==> flow/design.v <==
module clk_ctrl
(
	input				wire				clk_i					,
	input				wire				rstn_i				,	
	input				wire	[15:0]	freq						,
	output			reg				dds1_o					,
	output			reg				dds_o						
);
reg	[31:0]	cnt;
wire	[63:0]	add;
assign add =freq*32'd4294967295/16'd30000;
always@(posedge clk_i or negedge rstn_i)
	if(rstn_i ==1'b0)
		cnt <=32'd0;
	else
		cnt <=cnt +add; 
always@(posedge clk_i or negedge rstn_i)
	if(rstn_i ==1'b0)
		dds_o <=1'b0;
	else if(cnt >=32'd2147483648)
		dds_o <=1'b1;
	else
		dds_o <=1'b0;		
reg	[31:0]	cnt1;
wire	[63:0]	add1;
assign add1 =(freq/8'd36)*32'd4294967295/16'd3000;
always@(posedge clk_i or negedge rstn_i)
	if(rstn_i ==1'b0)
		cnt1 <=32'd0;
	else
		cnt1 <=cnt1 +add1; 
always@(posedge clk_i or negedge rstn_i)
	if(rstn_i ==1'b0)
		dds1_o <=1'b0;
	else if(cnt1 >=32'd2147483648)
		dds1_o <=1'b1;
	else
		dds1_o <=1'b0;		
endmodule
Lab notebook: clk_ctrl

**From RTL to reports: clk_ctrl**

Tool output for the design above before and after an edit, in the order of the flow.
Lines under "unedited" count in the file above, lines under "edited" in the edited file.
"change": "edited" minus "unedited" as printed here. "relative change": 100 x difference / "unedited".
Operators carry their Yosys type and port widths (W data, S select, Z words).
Cell names lack the library's common part.
The mark - stands for no value.

- Design top: clk_ctrl
- Clock input: clk_i
- Cell library: sky130hd
- Corner: tt_025C_1v80

**Diff**

The edit as a unified diff against the file above.
The edit is scripted: it alters the design's behaviour and was not made to optimise anything.

```diff
@@ -22,5 +22,5 @@
 	else
 		dds_o <=1'b0;		
-reg	[31:0]	cnt1;
+reg	[39:0]	cnt1;
 wire	[63:0]	add1;
 assign add1 =(freq/8'd36)*32'd4294967295/16'd3000;
```

**Word level**

Yosys after proc, flatten, opt, wreduce and memory -nomap, before mapping. Enables and synchronous resets that opt folds into registers are not counted as muxes. Memory bits, and registers merged into a memory's read port (data or address), are not among the register bits. Print and check cells are not counted. Equal cells are merged and count once.

Operators by class:

| item | unedited | edited | change | relative change (%) |
|---|---|---|---|---|
| equal/unequal tests | 0 | 0 | 0 | - |
| shift operators | 0 | 0 | 0 | - |
| order comparisons | 2 | 2 | 0 | 0.00 |
| bitwise gates (word level) | 0 | 0 | 0 | - |
| div/mod/pow operators | 3 | 3 | 0 | 0.00 |
| add/subtract/negate cells | 2 | 2 | 0 | 0.00 |
| muxes and demuxes | 2 | 2 | 0 | 0.00 |
| $mul | 2 | 2 | 0 | 0.00 |
| reduce/logical cells | 0 | 0 | 0 | - |

Operators with widths:

| cell | unedited | edited | change | relative change (%) |
|---|---|---|---|---|
| $add A32 B32 Y32 | 2 | 1 | -1 | -50.00 |
| $ge A32 B32 Y1 const B | 2 | 1 | -1 | -50.00 |
| $add A40 B40 Y40 | 0 | 1 | +1 | - |
| $ge A40 B32 Y1 const B | 0 | 1 | +1 | - |

Unchanged operator kinds not shown: 6.

Bit counts:

| item | unedited | edited | change | relative change (%) |
|---|---|---|---|---|
| latch bits | 0 | 0 | 0 | - |
| word width x clocked read ports | 0 | 0 | 0 | - |
| memory bits (writable) | 0 | 0 | 0 | - |
| memories | 0 | 0 | 0 | - |
| bits in registers | 66 | 74 | +8 | +12.12 |
| word-level cells | 15 | 15 | 0 | 0.00 |
| memory bits (read-only) | 0 | 0 | 0 | - |

**Logic depth**

Yosys ltp: most cells in a row. Word level: on the elaborated netlist, between registers, memories and ports. Mapped: between sequential cells and ports; inverters and the memories' decode and read muxes count.

Logic depth:

| item | unedited | edited | change | relative change (%) |
|---|---|---|---|---|
| depth in word-level cells | 4 | 4 | 0 | 0.00 |
| ABC_AREA | 0 | 0 | - | - |
| depth in mapped cells | 275 | 266 | -9 | -3.27 |
| gate-level depth less buffers | 250 | 242 | -8 | -3.20 |

**Synthesis result**

Yosys stat after the flow's synthesis: flattened, memories mapped to cells. It holds for the ABC_AREA given above (unset counts as 0); a run with the other value may have another netlist.

Mapped netlist:

| item | unedited | edited | change | relative change (%) |
|---|---|---|---|---|
| standard cells after synthesis | 7093 | 7213 | +120 | +1.69 |
| buffers | 246 | 270 | +24 | +9.76 |
| synthesis area (sq um) | 55781.0 | 53797.8 | -1983.2 | -3.56 |
| flip-flops | 66 | 74 | +8 | +12.12 |

Cells by type:

| cell type | unedited | edited | change | relative change (%) |
|---|---|---|---|---|
| nand2_1 | 525 | 602 | +77 | +14.67 |
| nor2_1 | 516 | 591 | +75 | +14.53 |
| buf_2 | 20 | 82 | +62 | +310.00 |
| and2_1 | 45 | 103 | +58 | +128.89 |
| a21o_1 | 66 | 121 | +55 | +83.33 |
| clkbuf_8 | 59 | 4 | -55 | -93.22 |
| and3_1 | 40 | 83 | +43 | +107.50 |
| buf_4 | 16 | 59 | +43 | +268.75 |
| a21oi_2 | 58 | 16 | -42 | -72.41 |
| xnor2_1 | 390 | 430 | +40 | +10.26 |
| nand3_1 | 202 | 241 | +39 | +19.31 |
| buf_6 | 82 | 43 | -39 | -47.56 |
| xor2_1 | 150 | 113 | -37 | -24.67 |
| and3_2 | 37 | 3 | -34 | -91.89 |
| a21o_2 | 42 | 9 | -33 | -78.57 |
| and2_2 | 33 | 7 | -26 | -78.79 |
| nor2_2 | 31 | 8 | -23 | -74.19 |
| a22o_1 | 5 | 28 | +23 | +460.00 |

Unchanged cell types not shown: 17.
Not every row of either side is listed.

**Worst setup path after synthesis**

OpenSTA on the mapped netlist: ideal clock, no wires. The path of least setup slack (recovery checks aside). Input and output delay are each 20% of the period. Register names are those of the netlist, which keeps one name where synthesis merged equal registers.

Path post-synthesis:

| item | unedited | edited | change | relative change (%) |
|---|---|---|---|---|
| kind | input -> register | input -> register | - | - |
| start point | input freq[4] | input freq[5] | - | - |
| end point | register cnt1[30] | register cnt1[38] | - | - |
| data arrival time (ns) | 69.119 | 67.131 | -1.988 | -2.88 |
| period (ns) | 70.0 | 70.0 | 0.0 | 0.00 |
| driving pins on the path | 253 | 243 | -10 | -3.95 |
| delay of the path (ns) | 55.242 | 53.256 | -1.986 | -3.60 |
| buffers on the path | 11 | 9 | -2 | -18.18 |
| path slack (ns) | 0.759 | 2.744 | +1.985 | - |
| period reached after synthesis (ns) | 69.241 | 67.256 | -1.985 | -2.87 |

"delay of the path" is the arrival time less input delay plus setup time.
"driving pins on the path" counts driving pins, that of a launching flip-flop among them; a cell with two outputs on the path counts twice.
"period reached after synthesis" is the clock period less the worst setup slack; recovery checks do not enter. This is arithmetic on one report: input and output delays are still those of the set period (20% each).
Between the ends stands the longest chain of elaborated cells between them, by number of cells; it is not shown to be the way that was timed. Of several equally long chains one is given.
Each line given opens the expression or statement behind the cell; cells for indexed reads and writes are added by Yosys, which also makes memories of some case tables.

Between the ends, post-synthesis, unedited:
- Cell sequence: inv_1 > ha_1 > nand2b_1 > o31ai_1 > nand2_1 > nand2_1 > nand2_1 > nand2_1 > nand2_1 > a21oi_1 > a21oi_1 > xnor2_1 > a21o_1 > a21oi_1 > o21ai_0 > nand2_1 > a21oi_1 > o22ai_1 > (+217 left out) > o21bai_1 > a21oi_1 > o21bai_1 > a21oi_1 > o21bai_1 > a21oi_1 > o21bai_1 > a21oi_1 > o21bai_1 > a21oi_1 > o21bai_1 > a21oi_1 > o21bai_1 > a21oi_1 > o21bai_1 > a21o_1 > a21oi_1 > xnor2_1
- Length of the longest elaborated chain: 4
- Elaborated cells on any way between the ends: 4
- RTL lines with such cells: 2
- Those cells by class: add/sub (1); mul (1); div (2)

RTL lines, path post-synthesis, unedited:

| item | line | text |
|---|---|---|
| start, declared | 5 | `input wire [15:0] freq ,` |
| $div A16 B6 Y64 | 26 | `assign add1 =(freq/8'd36)*32'd4294967295/16'd3000;` |
| $mul A64 B32 Y64 | 26 |  |
| $div A64 B12 Y64 | 26 |  |
| $add A32 B32 Y32 | 31 | `cnt1 <=cnt1 +add1;` |
| end, assigned | 29 | `cnt1 <=32'd0;` |
| end, assigned | 31 |  |
| end, declared | 24 | `reg [31:0] cnt1;` |

Between the ends, post-synthesis, edited:
- Cell sequence: clkbuf_1 > inv_1 > ha_1 > nand2b_1 > o31ai_1 > nand2_1 > nand2_1 > nand2_1 > nand2_1 > nand2_1 > a21oi_1 > a21oi_1 > xnor2_1 > and2_1 > nand2_1 > inv_1 > o21ai_1 > maj3_1 > (+207 left out) > o21bai_1 > a21oi_1 > o21bai_1 > a21oi_1 > o21bai_1 > a21oi_1 > o21bai_1 > a21oi_1 > o21bai_1 > a21oi_1 > o21bai_1 > a21oi_1 > o21bai_1 > a21oi_1 > o21bai_1 > a21oi_1 > nor2_1 > xor2_1
- Length of the longest elaborated chain: 4
- Elaborated cells on any way between the ends: 4
- RTL lines with such cells: 2
- Those cells by class: add/sub (1); mul (1); div (2)

RTL lines, path post-synthesis, edited:

| item | line | text |
|---|---|---|
| start, declared | 5 | `input wire [15:0] freq ,` |
| $div A16 B6 Y64 | 26 | `assign add1 =(freq/8'd36)*32'd4294967295/16'd3000;` |
| $mul A64 B32 Y64 | 26 |  |
| $div A64 B12 Y64 | 26 |  |
| $add A40 B40 Y40 | 31 | `cnt1 <=cnt1 +add1;` |
| end, assigned | 29 | `cnt1 <=32'd0;` |
| end, assigned | 31 |  |
| end, declared | 24 | `reg [39:0] cnt1;` |

**Worst path after layout**

From the final timing report of the runs of set A: the path of least setup slack in the routed layout; clock arrival at registers is part of the times.

Path after layout:

| item | unedited | edited | change | relative change (%) |
|---|---|---|---|---|
| kind | input -> register | input -> register | - | - |
| start point | input freq[10] | input freq[4] | - | - |
| end point | register cnt1[30] | register cnt1[38] | - | - |
| period (ns) | 68.6 | 68.6 | 0.0 | 0.00 |
| data arrival time (ns) | 66.45 | 66.42 | -0.03 | -0.05 |
| driving pins on the path | 255 | 245 | -10 | -3.92 |
| path slack (ns) | 2.44 | 2.47 | +0.03 | - |
| buffers on the path | 20 | 16 | -4 | -20.00 |

Between the ends stands the longest chain of elaborated cells between them, by number of cells; it is not shown to be the way that was timed. Of several equally long chains one is given.

Between the ends, after layout, unedited:
- Cell sequence: clkdlybuf4s50_1 > inv_1 > ha_1 > nand2_1 > nand2_1 > nand2_1 > nand2_1 > a21oi_1 > buf_4 > mux2_2 > or2_2 > buf_4 > a21oi_1 > nor2_1 > a21oi_1 > nor3_1 > a21oi_1 > o21ai_1 > (+219 left out) > o21bai_1 > a21oi_1 > o21bai_2 > a21oi_1 > o21bai_1 > a21oi_1 > o21bai_1 > a21oi_1 > o21bai_1 > a21oi_1 > o21bai_1 > a21oi_1 > o21bai_1 > a21oi_1 > o21bai_2 > a21o_1 > a21oi_1 > xnor2_1
- Length of the longest elaborated chain: 4
- Elaborated cells on any way between the ends: 4
- RTL lines with such cells: 2
- Those cells by class: add/sub (1); mul (1); div (2)

RTL lines, path after layout, unedited:

| item | line | text |
|---|---|---|
| start, declared | 5 | `input wire [15:0] freq ,` |
| $div A16 B6 Y64 | 26 | `assign add1 =(freq/8'd36)*32'd4294967295/16'd3000;` |
| $mul A64 B32 Y64 | 26 |  |
| $div A64 B12 Y64 | 26 |  |
| $add A32 B32 Y32 | 31 | `cnt1 <=cnt1 +add1;` |
| end, assigned | 29 | `cnt1 <=32'd0;` |
| end, assigned | 31 |  |
| end, declared | 24 | `reg [31:0] cnt1;` |

Between the ends, after layout, edited:
- Cell sequence: clkdlybuf4s50_1 > inv_1 > ha_1 > nand2b_1 > o31ai_2 > nand2_1 > nand2_1 > nand2_1 > nand2_1 > nand2_1 > a21oi_2 > a21oi_1 > xnor2_1 > and2_1 > nand2_1 > inv_1 > o21ai_1 > maj3_1 > (+209 left out) > o21bai_1 > a21oi_2 > o21bai_1 > a21oi_2 > o21bai_1 > a21oi_2 > o21bai_1 > a21oi_2 > o21bai_1 > a21oi_2 > o21bai_1 > a21oi_2 > o21bai_1 > a21oi_2 > o21bai_1 > a21oi_2 > nor2_1 > xor2_1
- Length of the longest elaborated chain: 4
- Elaborated cells on any way between the ends: 4
- RTL lines with such cells: 2
- Those cells by class: add/sub (1); mul (1); div (2)

RTL lines, path after layout, edited:

| item | line | text |
|---|---|---|
| start, declared | 5 | `input wire [15:0] freq ,` |
| $div A16 B6 Y64 | 26 | `assign add1 =(freq/8'd36)*32'd4294967295/16'd3000;` |
| $mul A64 B32 Y64 | 26 |  |
| $div A64 B12 Y64 | 26 |  |
| $add A40 B40 Y40 | 31 | `cnt1 <=cnt1 +add1;` |
| end, assigned | 29 | `cnt1 <=32'd0;` |
| end, assigned | 31 |  |
| end, declared | 24 | `reg [39:0] cnt1;` |

**Measured runs**

Runs of the flow (Yosys, OpenROAD) on both versions; the two runs of a pair have the same settings. The constraints put input and output delay at 20% of the set period each and load the outputs with 0.01 pF.

Flow settings, set A:
- period_ns: 68.6
- CAP_MARGIN: 20
- CORE_MARGIN: 2
- CORE_UTILIZATION: 40
- SLEW_MARGIN: 20

Measured results, set A:

| item | unedited | edited | change | relative change (%) |
|---|---|---|---|---|
| overall die area (sq um) | 142457.0 | 137444.0 | -5013.0 | -3.52 |
| area of the synthesized netlist (sq um) | 55781.0 | 53797.8 | -1983.2 | -3.56 |
| worst setup slack after layout (ns) | 2.436 | 2.474 | +0.038 | - |
| worst hold slack after layout (ns) | 0.413 | 0.402 | -0.011 | - |
| utilization (%) | 44.0 | 44.8 | +0.8 | - |

Flow settings, set B:
- CELL_PAD_IN_SITES_DETAIL_PLACEMENT: 0
- CORE_ASPECT_RATIO: 0.93
- CORE_UTILIZATION: 24
- CTS_CLUSTER_DIAMETER: 341
- GPL_ROUTABILITY_DRIVEN: 1
- MAX_ROUTING_LAYER: met4
- SETUP_SLACK_MARGIN: 5.0
- TNS_END_PERCENT: 55
- period_ns: 115.0
- CAP_MARGIN: 20
- CORE_MARGIN: 2
- SLEW_MARGIN: 20

Measured results, set B:

| item | unedited | edited | change | relative change (%) |
|---|---|---|---|---|
| overall die area (sq um) | 236296.0 | 227962.0 | -8334.0 | -3.53 |
| area of the synthesized netlist (sq um) | 55781.0 | 53797.8 | -1983.2 | -3.56 |
| worst setup slack after layout (ns) | 25.745 | 25.159 | -0.586 | - |
| worst hold slack after layout (ns) | 0.413 | 0.474 | +0.061 | - |
| utilization (%) | 25.1 | 25.4 | +0.3 | - |
